==> flow/design.v <==
`timescale 1ns / 1ps
module spi_controller(
    input clk,
    input reset,
    output reg sensor_select,
    output reg write_start,
    output reg [7:0] write_data,
    output reg [2:0] write_count_bytes,
    input write_ready
    );
    parameter GYRO = 0;
    parameter ACCL = 1;
    parameter state_init = 0;
    parameter state_idle = 1;
    parameter state_gyro_x = 2;
    parameter state_idle_1 = 3;
    parameter state_gyro_y = 4;
    parameter state_idle_2 = 5;
    parameter state_accl_x = 6;
    parameter state_idle_3 = 7;
    parameter state_accl_y = 8;
    parameter state_idle_4 = 9;
    parameter state_accl_z = 10;
    parameter state_idle_5 = 11;
    reg [3:0] current_state;
    reg [3:0] next_state;
    always @ (posedge clk) begin
        if (reset)
            current_state <= state_init;
        else
            current_state <= next_state;
        end
    always @ (*) begin
        next_state = current_state;
        case (current_state)
            state_init: begin
                next_state = state_idle;
                end
            state_idle: begin
                if (write_ready)
                    next_state = state_gyro_x;
                end
            state_gyro_x: begin
                next_state = state_idle_1;
                end
            state_idle_1: begin
                if (write_ready)
                    next_state = state_gyro_y;
                end
            state_gyro_y: begin
                next_state = state_idle_2;
                end
            state_idle_2: begin
                if (write_ready)
                    next_state = state_accl_x;
                end
            state_accl_x: begin
                next_state = state_idle_3;
                end
            state_idle_3: begin
                if (write_ready)
                    next_state = state_accl_y;
                end
            state_accl_y: begin
                next_state = state_idle_4;
                end
            state_idle_4: begin
                if (write_ready)
                    next_state = state_accl_z;
                end
            state_accl_z: begin
                next_state = state_idle_5;
                end
            state_idle_5: begin
                if (write_ready)
                    next_state = state_gyro_x;
                end
            endcase
        end
    always @ (*) begin
        case (current_state)
            state_init: begin
                sensor_select = 1'b0;
                write_start = 1'b0;
                write_data = 8'd0;
                write_count_bytes = 3'b0;
                end
            state_idle: begin
                sensor_select = 1'b0;
                write_start = 1'b0;
                write_data = 8'd0;
                write_count_bytes = 3'b0;
                end
            state_gyro_x: begin
                sensor_select = GYRO;
                write_start = 1'b1;
                write_data = 8'h02;
                write_count_bytes = 3'd3;
                end
            state_idle_1: begin
                sensor_select = GYRO;
                write_start = 1'b0;
                write_data = 8'h02;
                write_count_bytes = 3'd3;
                end
            state_gyro_y: begin
                sensor_select = GYRO;
                write_start = 1'b1;
                write_data = 8'h04;
                write_count_bytes = 3'd3;
                end
            state_idle_2: begin
                sensor_select = GYRO;
                write_start = 1'b0;
                write_data = 8'h04;
                write_count_bytes = 3'd3;
                end
            state_accl_x: begin
                sensor_select = ACCL;
                write_start = 1'b1;
                write_data = 8'h12;
                write_count_bytes = 3'd4;
                end
            state_idle_3: begin
                sensor_select = ACCL;
                write_start = 1'b0;
                write_data = 8'h12;
                write_count_bytes = 3'd4;
                end
            state_accl_y: begin
                sensor_select = ACCL;
                write_start = 1'b1;
                write_data = 8'h14;
                write_count_bytes = 3'd4;
                end
            state_idle_4: begin
                sensor_select = ACCL;
                write_start = 1'b0;
                write_data = 8'h14;
                write_count_bytes = 3'd4;
                end
            state_accl_z: begin
                sensor_select = ACCL;
                write_start = 1'b1;
                write_data = 8'h16;
                write_count_bytes = 3'd4;
                end
            state_idle_5: begin
                sensor_select = ACCL;
                write_start = 1'b0;
                write_data = 8'h16;
                write_count_bytes = 3'd4;
                end
            default: begin
                sensor_select = 1'b0;
                write_start = 1'b0;
                write_data = 8'd0;
                write_count_bytes = 3'b0;
                end
            endcase
        end
endmodule
`timescale 1ns / 1ps
module spi_interface(
    input div_clk,
    input reset,
    input sensor_select,
    input write_start,
    input [7:0] write_data,
    input [2:0] write_count_bytes,
    output reg write_ready,
    output wire read_ready,
    output wire [7:0] read_data,
    output wire SCLK,
    output wire MOSI,
    input  wire MISO_G,
    output wire SS_G,
    input  wire MISO_A,
    output wire SS_A
    );
    parameter GYRO = 0;
    parameter ACCL = 1;
    parameter state_init = 0;
    parameter state_idle = 1;
    parameter state_write_init = 2;
    parameter state_write_set_ss = 3;
    parameter state_write_hi = 4;
    parameter state_write_lo = 5;
    parameter state_write_done = 6;
    reg [3:0] current_state;
    reg [3:0] next_state;
    reg [7:0] shift_reg_tx;
    reg tx_reset;
    reg tx_parallel_load_enable;
    reg tx_shift_right_enable;
    reg [7:0] shift_reg_rx;
    reg rx_reset;
    reg rx_shift_left_enable;
    reg slave_select_gyro;
    reg slave_select_accl;
    reg shared_clk;
    reg [3:0] count;
    reg [2:0] count_bytes;
    reg count_reset;
    reg count_load;
    reg count_enable;
    reg count_done;
    reg count_bytes_done;
    always @ (posedge div_clk) begin
        if (reset)
            current_state <= state_init;
        else
            current_state <= next_state;
        end
    always @ (*) begin
        next_state = current_state;
        case (current_state)
            state_init: begin
                next_state = state_idle;
                end
            state_idle: begin
                if (write_start)
                    next_state = state_write_init;
                end
            state_write_init: begin
                next_state = state_write_set_ss;
                end
            state_write_set_ss: begin
                next_state = state_write_hi;
                end
            state_write_hi: begin
                if (count_bytes_done)
                    next_state = state_write_done;
                else
                    next_state = state_write_lo;
                end
            state_write_lo: begin
                next_state = state_write_hi;
                end
            state_write_done: begin
                next_state = state_idle;
                end
            default: begin
                next_state = state_init;
                end
            endcase
        end
    always @ (posedge div_clk) begin
        if (tx_reset)
            shift_reg_tx <= 8'd0;
        else if (tx_parallel_load_enable)
            shift_reg_tx <= write_data;
        else if (tx_shift_right_enable)
            shift_reg_tx <= {shift_reg_tx[6:0], 1'b0};
        if (rx_reset)
            shift_reg_rx <= 8'd0;
        else if (rx_shift_left_enable && (sensor_select == GYRO))
            shift_reg_rx <= {shift_reg_rx[6:0], MISO_G};
        else if (rx_shift_left_enable && (sensor_select == ACCL))
            shift_reg_rx <= {shift_reg_rx[6:0], MISO_A};
        if (count_reset) begin
            count <= 4'd0;
            count_bytes <= 3'd0;
            count_done <= 1'b0;
            count_bytes_done <= 1'b0;
            end
        else if (count_load) begin
            count <= 4'd15;
            count_bytes <= write_count_bytes;
            end
        else if (count_enable) begin
            count <= count - 1;
            count_done <= 1'b0;
            if (count == 4'd1 && (write_count_bytes != count_bytes))
                count_done <= 1'b1;
            if (count == 4'd0) begin
                count_bytes <= count_bytes - 1;
                end
            if (count_bytes == 3'd1 && count == 4'd2)
                count_bytes_done <= 1'b1;
            end
        end
    always @ (*) begin
            write_ready = 1'b0;
            tx_reset = 1'b0;
            tx_parallel_load_enable = 1'b0;
            tx_shift_right_enable = 1'b0;
            rx_reset = 1'b0;
            rx_shift_left_enable = 1'b0;
            slave_select_gyro = 1'b1;
            slave_select_accl = 1'b1;
            shared_clk = 1'b0;
            count_reset = 1'b0;
            count_load = 1'b0;
            count_enable = 1'b0;
            case (current_state)
                state_init: begin
                    tx_reset = 1'b1;
                    rx_reset = 1'b1;
                    count_reset = 1'b1;
                    end
                state_idle: begin
                    write_ready = 1'b1;
                    count_reset = 1'b1;
                    end
                state_write_init: begin
                    count_load = 1'b1;
                    tx_parallel_load_enable = 1'b1;
                    end
                state_write_set_ss: begin
                    rx_shift_left_enable = 1'b1;
                    if (sensor_select == GYRO)
                        slave_select_gyro = 1'b0;
                    else
                        slave_select_accl = 1'b0;
                    end
                state_write_hi: begin
                    shared_clk = 1'b1;
                    tx_shift_right_enable = 1'b1;
                    count_enable = 1'b1;
                    if (sensor_select == GYRO)
                        slave_select_gyro = 1'b0;
                    else
                        slave_select_accl = 1'b0;
                    end
                state_write_lo: begin
                    shared_clk = 1'b0;
                    rx_shift_left_enable = 1'b1;
                    count_enable = 1'b1;
                    if (sensor_select == GYRO)
                        slave_select_gyro = 1'b0;
                    else
                        slave_select_accl = 1'b0;
                    end
                state_write_done: begin
                    shared_clk = 1'b0;
                    count_enable = 1'b1;
                    if (sensor_select == GYRO)
                        slave_select_gyro = 1'b0;
                    else
                        slave_select_accl = 1'b0;
                    end
                endcase
            end
        assign MOSI = shift_reg_tx[7];
        assign SS_G = slave_select_gyro;
        assign SS_A = slave_select_accl;
        assign SCLK = shared_clk;
        assign read_ready = count_done;
        assign read_data = shift_reg_rx;
endmodule
`timescale 1ns / 1ps
module spi_master(
    input clk,
    input reset,
    output wire read_ready,
    output wire [7:0] read_data,
    output wire SCLK,
    output wire MOSI,
    input  wire MISO_G,
    output wire SS_G,
    input  wire MISO_A,
    output wire SS_A
    );
    wire sensor_select;
    wire write_start;
    wire [7:0] write_data;
    wire [2:0] write_count_bytes;
    wire write_ready;
    spi_controller controller(.clk(clk),
                              .reset(reset),
                              .sensor_select(sensor_select),
                              .write_start(write_start),
                              .write_data(write_data),
                              .write_count_bytes(write_count_bytes),
                              .write_ready(write_ready));
    spi_interface spi_if(.div_clk(clk),
                            .reset(reset),
                            .sensor_select(sensor_select),
                            .write_start(write_start),
                            .write_data(write_data),
                            .write_count_bytes(write_count_bytes),
                            .write_ready(write_ready),
                            .read_ready(read_ready),
                            .read_data(read_data),
                            .SCLK(SCLK),
                            .MOSI(MOSI),
                            .MISO_G(MISO_G),
                            .SS_G(SS_G),
                            .MISO_A(MISO_A),
                            .SS_A(SS_A));
endmodule
`timescale 1ns / 1ps
module spi_axis_bridge(
    input clk,
    input reset,
    input read_ready,
    input [7:0] read_data,
    input TREADY,
    output reg TVALID,
    output [103:0] TDATA
    );
    reg [103:0] register_buffer;
    reg [3:0] internal_counter;
    always @ (posedge clk) begin
        if (reset)
            register_buffer <= 104'd0;
        else if (read_ready)
            register_buffer <= {register_buffer[95:0], read_data};
        end
    always @ (posedge clk) begin
        if (reset)
            internal_counter <= 4'd0;
        else if (internal_counter == 4'd13)
            internal_counter <= 4'd0;
        else if (read_ready)
            internal_counter <= internal_counter + 1'b1;
        end
    always @ (posedge clk) begin
        if (reset)
            TVALID <= 1'b0;
        else if (internal_counter == 4'd13)
            TVALID <= 1'b1;
        else if (TVALID && TREADY)
            TVALID <= 1'b0;
        end
    assign TDATA = register_buffer;
endmodule
`timescale 1 ns / 1 ns
module preprocessor
          (clk,
           reset,
           RAW_GYRO_X,
           RAW_GYRO_Y,
           RAW_ACCL_X,
           RAW_ACCL_Y,
           RAW_ACCL_Z,
           GYRO_X,
           GYRO_Y,
           ACCL_X,
           ACCL_Y,
           ACCL_Z,
           TVALID,
           TREADY);
  input   clk;
  input   reset;
  input   signed [15:0] RAW_GYRO_X;   
  input   signed [15:0] RAW_GYRO_Y;   
  input   signed [15:0] RAW_ACCL_X;   
  input   signed [15:0] RAW_ACCL_Y;   
  input   signed [15:0] RAW_ACCL_Z;   
  output  signed [15:0] GYRO_X;   
  output  signed [15:0] GYRO_Y;   
  output  signed [15:0] ACCL_X;   
  output  signed [15:0] ACCL_Y;   
  output  signed [15:0] ACCL_Z;   
  input TVALID;
  output TREADY;
  assign TREADY = 1'b1;
  wire signed [30:0] Data_Type_Conversion6_out1;   
  wire signed [61:0] Gain8_mul_temp;   
  wire signed [16:0] Gain8_out1;   
  wire signed [33:0] Gain12_mul_temp;   
  wire signed [15:0] Gain12_out1;   
  reg signed [15:0] Unit_Delay_out1;   
  wire signed [30:0] Data_Type_Conversion1_out1;   
  wire signed [61:0] Gain2_mul_temp;   
  wire signed [16:0] Gain2_out1;   
  wire signed [33:0] Gain1_mul_temp;   
  wire signed [15:0] Gain1_out1;   
  reg signed [15:0] Unit_Delay1_out1;   
  wire signed [30:0] Data_Type_Conversion_out1;   
  wire signed [61:0] Gain3_mul_temp;   
  wire signed [16:0] Gain3_out1;   
  wire signed [33:0] Gain4_mul_temp;   
  wire signed [15:0] Gain4_out1;   
  reg signed [15:0] Unit_Delay2_out1;   
  wire signed [30:0] Data_Type_Conversion2_out1;   
  wire signed [61:0] Gain5_mul_temp;   
  wire signed [16:0] Gain5_out1;   
  wire signed [33:0] Gain6_mul_temp;   
  wire signed [15:0] Gain6_out1;   
  reg signed [15:0] Unit_Delay3_out1;   
  wire signed [30:0] Data_Type_Conversion3_out1;   
  wire signed [61:0] Gain7_mul_temp;   
  wire signed [16:0] Gain7_out1;   
  wire signed [33:0] Gain9_mul_temp;   
  wire signed [15:0] Gain9_out1;   
  reg signed [15:0] Unit_Delay4_out1;   
  assign Data_Type_Conversion6_out1 = {RAW_GYRO_X, 15'b000000000000000};
  assign Gain8_mul_temp = 31'sb0100000000000000100000000000001 * Data_Type_Conversion6_out1;
  assign Gain8_out1 = Gain8_mul_temp[60:44] + $signed({1'b0, Gain8_mul_temp[43] & (( ~ Gain8_mul_temp[61]) | (|Gain8_mul_temp[42:0]))});
  assign Gain12_mul_temp = 17'sb01111101000000000 * Gain8_out1;
  assign Gain12_out1 = Gain12_mul_temp[31:16] + $signed({1'b0, Gain12_mul_temp[15] & (( ~ Gain12_mul_temp[33]) | (|Gain12_mul_temp[14:0]))});
  always @(posedge clk)
    begin : Unit_Delay_process
      if (reset == 1'b1) begin
        Unit_Delay_out1 <= 16'sb0000000000000000;
      end
      else if (TREADY && TVALID) begin
        Unit_Delay_out1 <= Gain12_out1;
      end
    end
  assign GYRO_X = Unit_Delay_out1;
  assign Data_Type_Conversion1_out1 = {RAW_GYRO_Y, 15'b000000000000000};
  assign Gain2_mul_temp = 31'sb0100000000000000100000000000001 * Data_Type_Conversion1_out1;
  assign Gain2_out1 = Gain2_mul_temp[60:44] + $signed({1'b0, Gain2_mul_temp[43] & (( ~ Gain2_mul_temp[61]) | (|Gain2_mul_temp[42:0]))});
  assign Gain1_mul_temp = 17'sb01111101000000000 * Gain2_out1;
  assign Gain1_out1 = Gain1_mul_temp[31:16] + $signed({1'b0, Gain1_mul_temp[15] & (( ~ Gain1_mul_temp[33]) | (|Gain1_mul_temp[14:0]))});
  always @(posedge clk)
    begin : Unit_Delay1_process
      if (reset == 1'b1) begin
        Unit_Delay1_out1 <= 16'sb0000000000000000;
      end
      else if (TREADY && TVALID) begin
        Unit_Delay1_out1 <= Gain1_out1;
      end
    end
  assign GYRO_Y = Unit_Delay1_out1;
  assign Data_Type_Conversion_out1 = {RAW_ACCL_X, 15'b000000000000000};
  assign Gain3_mul_temp = 31'sb0100000000000000100000000000001 * Data_Type_Conversion_out1;
  assign Gain3_out1 = Gain3_mul_temp[60:44] + $signed({1'b0, Gain3_mul_temp[43] & (( ~ Gain3_mul_temp[61]) | (|Gain3_mul_temp[42:0]))});
  assign Gain4_mul_temp = 17'sb01011101110000000 * Gain3_out1;
  assign Gain4_out1 = Gain4_mul_temp[31:16] + $signed({1'b0, Gain4_mul_temp[15] & (( ~ Gain4_mul_temp[33]) | (|Gain4_mul_temp[14:0]))});
  always @(posedge clk)
    begin : Unit_Delay2_process
      if (reset == 1'b1) begin
        Unit_Delay2_out1 <= 16'sb0000000000000000;
      end
      else if (TREADY && TVALID) begin
        Unit_Delay2_out1 <= Gain4_out1;
      end
    end
  assign ACCL_X = Unit_Delay2_out1;
  assign Data_Type_Conversion2_out1 = {RAW_ACCL_Y, 15'b000000000000000};
  assign Gain5_mul_temp = 31'sb0100000000000000100000000000001 * Data_Type_Conversion2_out1;
  assign Gain5_out1 = Gain5_mul_temp[60:44] + $signed({1'b0, Gain5_mul_temp[43] & (( ~ Gain5_mul_temp[61]) | (|Gain5_mul_temp[42:0]))});
  assign Gain6_mul_temp = 17'sb01011101110000000 * Gain5_out1;
  assign Gain6_out1 = Gain6_mul_temp[31:16] + $signed({1'b0, Gain6_mul_temp[15] & (( ~ Gain6_mul_temp[33]) | (|Gain6_mul_temp[14:0]))});
  always @(posedge clk)
    begin : Unit_Delay3_process
      if (reset == 1'b1) begin
        Unit_Delay3_out1 <= 16'sb0000000000000000;
      end
      else if (TREADY && TVALID) begin
        Unit_Delay3_out1 <= Gain6_out1;
      end
    end
  assign ACCL_Y = Unit_Delay3_out1;
  assign Data_Type_Conversion3_out1 = {RAW_ACCL_Z, 15'b000000000000000};
  assign Gain7_mul_temp = 31'sb0100000000000000100000000000001 * Data_Type_Conversion3_out1;
  assign Gain7_out1 = Gain7_mul_temp[60:44] + $signed({1'b0, Gain7_mul_temp[43] & (( ~ Gain7_mul_temp[61]) | (|Gain7_mul_temp[42:0]))});
  assign Gain9_mul_temp = 17'sb01011101110000000 * Gain7_out1;
  assign Gain9_out1 = Gain9_mul_temp[31:16] + $signed({1'b0, Gain9_mul_temp[15] & (( ~ Gain9_mul_temp[33]) | (|Gain9_mul_temp[14:0]))});
  always @(posedge clk)
    begin : Unit_Delay4_process
      if (reset == 1'b1) begin
        Unit_Delay4_out1 <= 16'sb0000000000000000;
      end
      else if (TREADY && TVALID) begin
        Unit_Delay4_out1 <= Gain9_out1;
      end
    end
  assign ACCL_Z = Unit_Delay4_out1;
endmodule
`timescale 1ns / 1ps
module attitude_estimation(
    input clk,
    input reset,
    output SCLK,
    output MOSI,
    input  MISO_G,
    output SS_G,
    input  MISO_A,
    output SS_A,
    output [15:0] gyro_x,
    output [15:0] gyro_y,
    output [15:0] accl_x,
    output [15:0] accl_y,
    output [15:0] accl_z
    );
    wire read_ready;
    wire [7:0] read_data;
    wire TREADY;
    wire TVALID;
    wire [103:0] TDATA;
    spi_master master (.clk(clk),
                       .reset(reset),
                       .read_ready(read_ready),
                       .read_data(read_data),
                       .SCLK(SCLK),
                       .MOSI(MOSI),
                       .MISO_G(MISO_G),
                       .SS_G(SS_G),
                       .MISO_A(MISO_A),
                       .SS_A(SS_A));
    spi_axis_bridge bridge (.clk(clk),
                            .reset(reset),
                            .read_ready(read_ready),
                            .read_data(read_data),
                            .TREADY(TREADY),
                            .TVALID(TVALID),
                            .TDATA(TDATA));
    preprocessor preprocessor (.clk(clk),
                               .reset(reset),
                               .RAW_GYRO_X({TDATA[95:88], TDATA[103:96]}),
                               .RAW_GYRO_Y({TDATA[79:72], TDATA[87:80]}),
                               .RAW_ACCL_X({TDATA[55:48], TDATA[63:56]}),
                               .RAW_ACCL_Y({TDATA[31:24], TDATA[39:32]}),
                               .RAW_ACCL_Z({TDATA[7:0], TDATA[15:8]}),
                               .GYRO_X(gyro_x),
                               .GYRO_Y(gyro_y),
                               .ACCL_X(accl_x),
                               .ACCL_Y(accl_y),
                               .ACCL_Z(accl_z),
                               .TREADY(TREADY),
                               .TVALID(TVALID));
endmodule
Step by step through the tools: attitude_estimation
What the tools print for attitude_estimation, step after step.
Lines are those of the file above, counted from 1.
Library cell names are shortened.
{"block": "design", "top_module": "attitude_estimation", "clock": "clk", "lib": "sky130hd", "corner": "tt_025C_1v80"}

Elaborated design
Source: Yosys, flattened and elaborated, memories not mapped. Widths are those after wreduce. Print and check cells do not count. Equal cells are merged and count once.
Memory sizes are those after Yosys's memory passes, which may raise the word count (mostly to a power of two), join words into wider ones and drop unused or constant bits.
{"block": "bits", "register_bits": 222, "rom_bits": 128, "clocked_rd_ports_x_width": 8, "memories": 1, "input_bits": 4, "output_inout_bits": 84, "elab_cells": 166}
{"block": "memory_table", "memory": "(name not given)", "size": 16, "width": 8, "rd": 1, "wr": 0, "line": 81, "text": "case (current_state)"}
{"block": "op_classes", "n_addsub": 13, "mul": 10, "equal": 28, "muxes": 33, "logic": 32, "n_reduce_logical": 33}
{"block": "ops", "op": "multiplier 31 x 16 -> 47 bit with constant A", "n": 5}
{"block": "ops", "op": "multiplier 10 x 17 -> 27 bit with constant A", "n": 3}
{"block": "ops", "op": "multiplier 8 x 17 -> 25 bit with constant A", "n": 2}
{"block": "ops", "op": "OR reduction 28 bit", "n": 5}
{"block": "ops", "op": "adder 17 x 1 -> 17 bit", "n": 5}
{"block": "ops", "op": "adder 16 x 1 -> 16 bit", "n": 5}
{"block": "ops", "op": "parallel mux 4 bit (select 11 bit)", "n": 1}
{"block": "ops", "op": "2-to-1 mux 4 bit", "n": 10}
{"block": "ops", "op": "2-to-1 mux 8 bit", "n": 4}
{"block": "ops", "op": "== test 4 x 3 -> 1 bit with constant B", "n": 7}
{"block": "ops", "op": "OR reduction 8 bit", "n": 3}
{"block": "ops", "op": "== test 4 x 2 -> 1 bit with constant B", "n": 5}
{"block": "ops", "op": "== test 4 bit with constant B", "n": 5}
{"block": "ops", "op": "parallel mux 4 bit (select 5 bit)", "n": 1}
{"block": "ops", "op": "2-to-1 mux 1 bit", "n": 13}
{"block": "ops", "op": "NOT 1 bit", "n": 12}
{"block": "ops", "op": "== test 4 x 1 -> 1 bit with constant B", "n": 3}
{"block": "ops", "op": "zero test 4 bit", "n": 3}
{"block": "ops", "op": "OR reduction 6 bit", "n": 2}
{"block": "ops", "op": "nonzero test 11 bit", "n": 1}
{"block": "ops", "op": "AND 1 bit", "n": 10}
{"block": "ops", "op": "OR 1 bit", "n": 10}
{"block": "ops", "op": "OR reduction 2 bit", "n": 5}
{"block": "ops", "op": "2-to-1 mux 3 bit", "n": 3}
{"block": "ops", "op": "!= test 2 bit with constant B", "n": 4}
{"block": "ops", "op": "nonzero test 2 bit", "n": 4}
{"block": "ops", "op": "AND reduction 6 bit", "n": 1}
{"block": "ops", "op": "logical AND 1 bit", "n": 4}
Other operator kinds: 11; their cells: 13.

Longest topological paths
Depth = most cells in a row (Yosys ltp): at word level without a register or memory, in the mapped netlist without a sequential cell, where the memories' decode and read muxes count.
{"block": "depth", "depth_word": 10, "ABC_AREA": 1, "depth_mapped": 64, "ltp_nobuf": 64}

Mapped cells and area
Source: synth_stat.txt of the flow (Yosys; design flattened, memories mapped). It holds for the ABC_AREA given above (unset counts as 0); a run with the other value may have another netlist.
{"block": "types", "type": "ha_1", "n": 740, "type_area_um2": 9258.88}
{"block": "types", "type": "fa_1", "n": 380, "type_area_um2": 7.61E+03}
{"block": "types", "type": "inv_1", "n": 1250, "type_area_um2": 4692}
{"block": "types", "type": "dfxtp_1", "n": 229, "type_area_um2": 4.58E+03}
{"block": "types", "type": "nand2_1", "n": 1095, "type_area_um2": 4.11E+03}
{"block": "types", "type": "nor2_1", "n": 716, "type_area_um2": 2.69E+03}
{"block": "types", "type": "xor2_1", "n": 180, "type_area_um2": 1.58E+03}
{"block": "types", "type": "nand3_1", "n": 277, "type_area_um2": 1386.33}
{"block": "types", "type": "o21ai_0", "n": 264, "type_area_um2": 1.32E+03}
{"block": "types", "type": "a21oi_1", "n": 256, "type_area_um2": 1.28E+03}
{"block": "types", "type": "nand4_1", "n": 105, "type_area_um2": 656.88}
{"block": "types", "type": "xnor2_1", "n": 48, "type_area_um2": 420.403}
{"block": "types", "type": "nor3_1", "n": 54, "type_area_um2": 270.259}
{"block": "types", "type": "nand2_2", "n": 38, "type_area_um2": 237.728}
{"block": "types", "type": "o21ai_1", "n": 47, "type_area_um2": 235.226}
{"block": "types", "type": "clkbuf_1", "n": 62, "type_area_um2": 232.723}
{"block": "types", "type": "nand3b_1", "n": 30, "type_area_um2": 225.216}
{"block": "types", "type": "nor4_1", "n": 34, "type_area_um2": 212.704}
Other cell types: 54; their cells: 288.
{"block": "synth_totals", "cells": 6093, "synth_area_um2": 43257.7, "seq_area_um2": 4584.4, "ffs": 229, "n_buf": 79}

Timing after synthesis
OpenSTA on the mapped netlist: ideal clock, no wires. The path of least setup slack (recovery checks aside). Input and output delay are each 20% of the period. Register names are those of the netlist, which keeps one name where synthesis merged equal registers.
{"block": "synth_path", "kind": "register -> register", "start": "register bridge.register_buffer[55]", "end": "register preprocessor.Unit_Delay2_out1[9]", "period_ps": 16000, "setup_ps": 115, "t_first_pin_ps": 0, "arrival_ps": 10325, "required_ps": 15885, "path_slack_ps": 5559, "path_delay_ps": 10440, "stages": 54, "n_path_buf": 0, "period_less_setup_slack_ps": 10441}
"path_delay_ps" is the arrival time less input delay plus setup time.
"stages": output pins that drive a net of the path, with the launching flip-flop's if there is one; two outputs of one cell count as two.
"period_less_setup_slack_ps" is the clock period less the worst setup slack; recovery checks do not enter. This is arithmetic on one report: input and output delays are still those of the set period (20% each).
Between the ends stands the longest chain of elaborated cells between them, by number of cells; it is not shown to be the way that was timed. Of several equally long chains one is given.
A line is the first line of the expression or statement that the cell stems from. Yosys adds cells for indexed reads and writes and turns some case tables into memories.
{"block": "synth_between", "cell_sequence": "dfxtp_1 ha_1 inv_1 fa_1 inv_1 ha_1 fa_1 ha_1 ha_1 nand2_1 inv_1 a21oi_1 nor2_1 o21ai_0 nand3_1 nand4_1 nand2_1 xor2_1 [... 18 more ...] a21oi_1 nand2_1 a21o_1 nand2_1 nand2_1 nand2_1 nand2_1 xor2_1 a21o_1 inv_1 ha_1 inv_1 nor3_1 nand2_1 o21ai_0 nand2_1 o21ai_0 inv_1", "elab_chain_len": 10, "cone_cells": 12, "lines_between": 4, "cone_classes": "add/sub (2); mul (2); logic (6); reduce/logical (2)"}
{"block": "synth_rtl", "element": "start, declared", "line": 403, "text": "reg [103:0] register_buffer;"}
{"block": "synth_rtl", "element": "start, assigned", "line": 407, "text": "register_buffer <= 104'd0;"}
{"block": "synth_rtl", "element": "start, assigned", "line": 409, "text": "register_buffer <= {register_buffer[95:0], read_data};"}
{"block": "synth_rtl", "element": "multiplier 31 x 16 -> 47 bit", "line": 521, "text": "assign Gain3_mul_temp = 31'sb0100000000000000100000000000001 * Data_Type_Conversion_out1;"}
{"block": "synth_rtl", "element": "NOT 1 bit", "line": 522, "text": "assign Gain3_out1 = Gain3_mul_temp[60:44] + $signed({1'b0, Gain3_mul_temp[43] & (( ~ Gain3_mul_temp[61]) | (|G ..."}
{"block": "synth_rtl", "element": "OR 1 bit", "line": 522}
{"block": "synth_rtl", "element": "AND 1 bit", "line": 522}
{"block": "synth_rtl", "element": "adder 17 x 1 -> 17 bit", "line": 522}
{"block": "synth_rtl", "element": "multiplier 10 x 17 -> 27 bit", "line": 523, "text": "assign Gain4_mul_temp = 17'sb01011101110000000 * Gain3_out1;"}
{"block": "synth_rtl", "element": "NOT 1 bit", "line": 524, "text": "assign Gain4_out1 = Gain4_mul_temp[31:16] + $signed({1'b0, Gain4_mul_temp[15] & (( ~ Gain4_mul_temp[33]) | (|G ..."}
{"block": "synth_rtl", "element": "OR 1 bit", "line": 524}
{"block": "synth_rtl", "element": "AND 1 bit", "line": 524}
{"block": "synth_rtl", "element": "adder 16 x 1 -> 16 bit", "line": 524}
{"block": "synth_rtl", "element": "end, assigned", "line": 528, "text": "Unit_Delay2_out1 <= 16'sb0000000000000000;"}
{"block": "synth_rtl", "element": "end, assigned", "line": 531, "text": "Unit_Delay2_out1 <= Gain4_out1;"}
{"block": "synth_rtl", "element": "end, declared", "line": 477, "text": "reg signed [15:0] Unit_Delay2_out1;"}

Worst path after layout
Path of least setup slack in the final report of flow run A (OpenROAD, finished layout, wires in). Where an end is a register, its clock arrival counts in the times.
The report prints the path's times to 10 ps; the period is as set.
{"block": "layout_path", "kind": "register -> register", "start": "register bridge.register_buffer[31]", "end": "register preprocessor.Unit_Delay3_out1[15]", "period_ps": 10200, "setup_ps": 100, "t_first_pin_ps": 590, "arrival_ps": 10390, "required_ps": 10690, "path_slack_ps": 300, "stages": 61, "n_path_buf": 1}
Between the ends stands the longest chain of elaborated cells between them, by number of cells; it is not shown to be the way that was timed. Of several equally long chains one is given.
{"block": "layout_between", "cell_sequence": "dfxtp_4 ha_4 fa_1 ha_2 fa_1 ha_4 ha_4 nand2_4 inv_2 a21oi_2 nand2_1 nand2_1 nand3_2 a31oi_1 xor2_1 a41oi_1 ha_2 ha_4 [... 25 more ...] nand3_2 nand2_2 xor2_2 buf_4 a21o_1 inv_2 ha_4 inv_2 nor2_4 nand2_2 inv_2 nand2_4 inv_2 nand3_2 nand2_2 nand3_2 nand2_1 inv_1", "elab_chain_len": 10, "cone_cells": 12, "lines_between": 4, "cone_classes": "add/sub (2); mul (2); logic (6); reduce/logical (2)"}
{"block": "layout_rtl", "element": "start, declared", "line": 403, "text": "reg [103:0] register_buffer;"}
{"block": "layout_rtl", "element": "start, assigned", "line": 407, "text": "register_buffer <= 104'd0;"}
{"block": "layout_rtl", "element": "start, assigned", "line": 409, "text": "register_buffer <= {register_buffer[95:0], read_data};"}
{"block": "layout_rtl", "element": "multiplier 31 x 16 -> 47 bit", "line": 536, "text": "assign Gain5_mul_temp = 31'sb0100000000000000100000000000001 * Data_Type_Conversion2_out1;"}
{"block": "layout_rtl", "element": "NOT 1 bit", "line": 537, "text": "assign Gain5_out1 = Gain5_mul_temp[60:44] + $signed({1'b0, Gain5_mul_temp[43] & (( ~ Gain5_mul_temp[61]) | (|G ..."}
{"block": "layout_rtl", "element": "OR 1 bit", "line": 537}
{"block": "layout_rtl", "element": "AND 1 bit", "line": 537}
{"block": "layout_rtl", "element": "adder 17 x 1 -> 17 bit", "line": 537}
{"block": "layout_rtl", "element": "multiplier 10 x 17 -> 27 bit", "line": 538, "text": "assign Gain6_mul_temp = 17'sb01011101110000000 * Gain5_out1;"}
{"block": "layout_rtl", "element": "NOT 1 bit", "line": 539, "text": "assign Gain6_out1 = Gain6_mul_temp[31:16] + $signed({1'b0, Gain6_mul_temp[15] & (( ~ Gain6_mul_temp[33]) | (|G ..."}
{"block": "layout_rtl", "element": "OR 1 bit", "line": 539}
{"block": "layout_rtl", "element": "AND 1 bit", "line": 539}
{"block": "layout_rtl", "element": "adder 16 x 1 -> 16 bit", "line": 539}
{"block": "layout_rtl", "element": "end, assigned", "line": 543, "text": "Unit_Delay3_out1 <= 16'sb0000000000000000;"}
{"block": "layout_rtl", "element": "end, assigned", "line": 546, "text": "Unit_Delay3_out1 <= Gain6_out1;"}
{"block": "layout_rtl", "element": "end, declared", "line": 483, "text": "reg signed [15:0] Unit_Delay3_out1;"}

Hand-over note for attitude_estimation

Flow measurements of attitude_estimation on sky130hd: 5 stored runs with different settings, listed in no order. Input and output delays are each 20% of the period that was set; the output load is 0.01 pF.

{"run": "flow run A", "settings": { "ABC_AREA": 1, "CAP_MARGIN": 10, "CELL_PAD_IN_SITES_DETAIL_PLACEMENT": 0, "CORE_ASPECT_RATIO": 1.18, "CORE_MARGIN": 6, "CORE_UTILIZATION": 37, "CTS_CLUSTER_SIZE": 23, "GPL_ROUTABILITY_DRIVEN": 1, "GPL_TIMING_DRIVEN": 1, "HOLD_SLACK_MARGIN": 0.22, "MAX_ROUTING_LAYER": "met5", "MIN_ROUTING_LAYER": "met2", "SETUP_SLACK_MARGIN": 0.46, "TNS_END_PERCENT": 40, "period_ns": 10.2, "SLEW_MARGIN": 20 }, "results": { "hold_worst_slack_ps": 429, "setup_ws_ps": 301, "synth_area_um2": 43257.7, "finish.utilization_pct": 49.2, "timing.setup.tns_ps": 0, "die_area_um2": 125290.0 }}
{"run": "flow run B", "settings": { "ABC_AREA": 0, "CAP_MARGIN": 30, "CELL_PAD_IN_SITES_DETAIL_PLACEMENT": 2, "CORE_ASPECT_RATIO": 1.18, "CORE_UTILIZATION": 37, "CTS_CLUSTER_SIZE": 23, "GPL_ROUTABILITY_DRIVEN": 1, "GPL_TIMING_DRIVEN": 1, "HOLD_SLACK_MARGIN": 0.22, "MAX_ROUTING_LAYER": "met4", "TNS_END_PERCENT": 40, "period_ns": 10.2, "CORE_MARGIN": 2, "SLEW_MARGIN": 20 }, "outcome": "stopped before the end: routing reported GRT-0116"}
{"run": "flow run C", "settings": { "CORE_UTILIZATION": 40, "period_ns": 14.6, "CAP_MARGIN": 20, "CORE_MARGIN": 2, "SLEW_MARGIN": 20 }, "results": { "hold_worst_slack_ps": 452, "setup_ws_ps": 1020, "synth_area_um2": 40239.8, "finish.utilization_pct": 43.4, "timing.setup.tns_ps": 0, "die_area_um2": 103153.0 }}
{"run": "flow run D", "settings": { "ABC_AREA": 0, "CAP_MARGIN": 30, "CELL_PAD_IN_SITES_DETAIL_PLACEMENT": 0, "CORE_ASPECT_RATIO": 1.52, "CORE_MARGIN": 6, "CORE_UTILIZATION": 37, "CTS_CLUSTER_SIZE": 23, "GPL_ROUTABILITY_DRIVEN": 1, "GPL_TIMING_DRIVEN": 1, "HOLD_SLACK_MARGIN": 0.22, "MAX_ROUTING_LAYER": "met5", "MIN_ROUTING_LAYER": "met2", "SETUP_SLACK_MARGIN": 1.36, "TNS_END_PERCENT": 15, "period_ns": 10.2, "SLEW_MARGIN": 20 }, "results": { "hold_worst_slack_ps": 441, "setup_ws_ps": -1157, "synth_area_um2": 40239.8, "finish.utilization_pct": 51.2, "timing.setup.tns_ps": -47802, "die_area_um2": 116989.0 }}
{"run": "flow run E", "settings": { "CORE_UTILIZATION": 40, "period_ns": 25.0, "CAP_MARGIN": 20, "CORE_MARGIN": 2, "SLEW_MARGIN": 20 }, "results": { "hold_worst_slack_ps": 450, "setup_ws_ps": 10722, "synth_area_um2": 40239.8, "finish.utilization_pct": 43.4, "timing.setup.tns_ps": 0, "die_area_um2": 103153.0 }}

End of note.
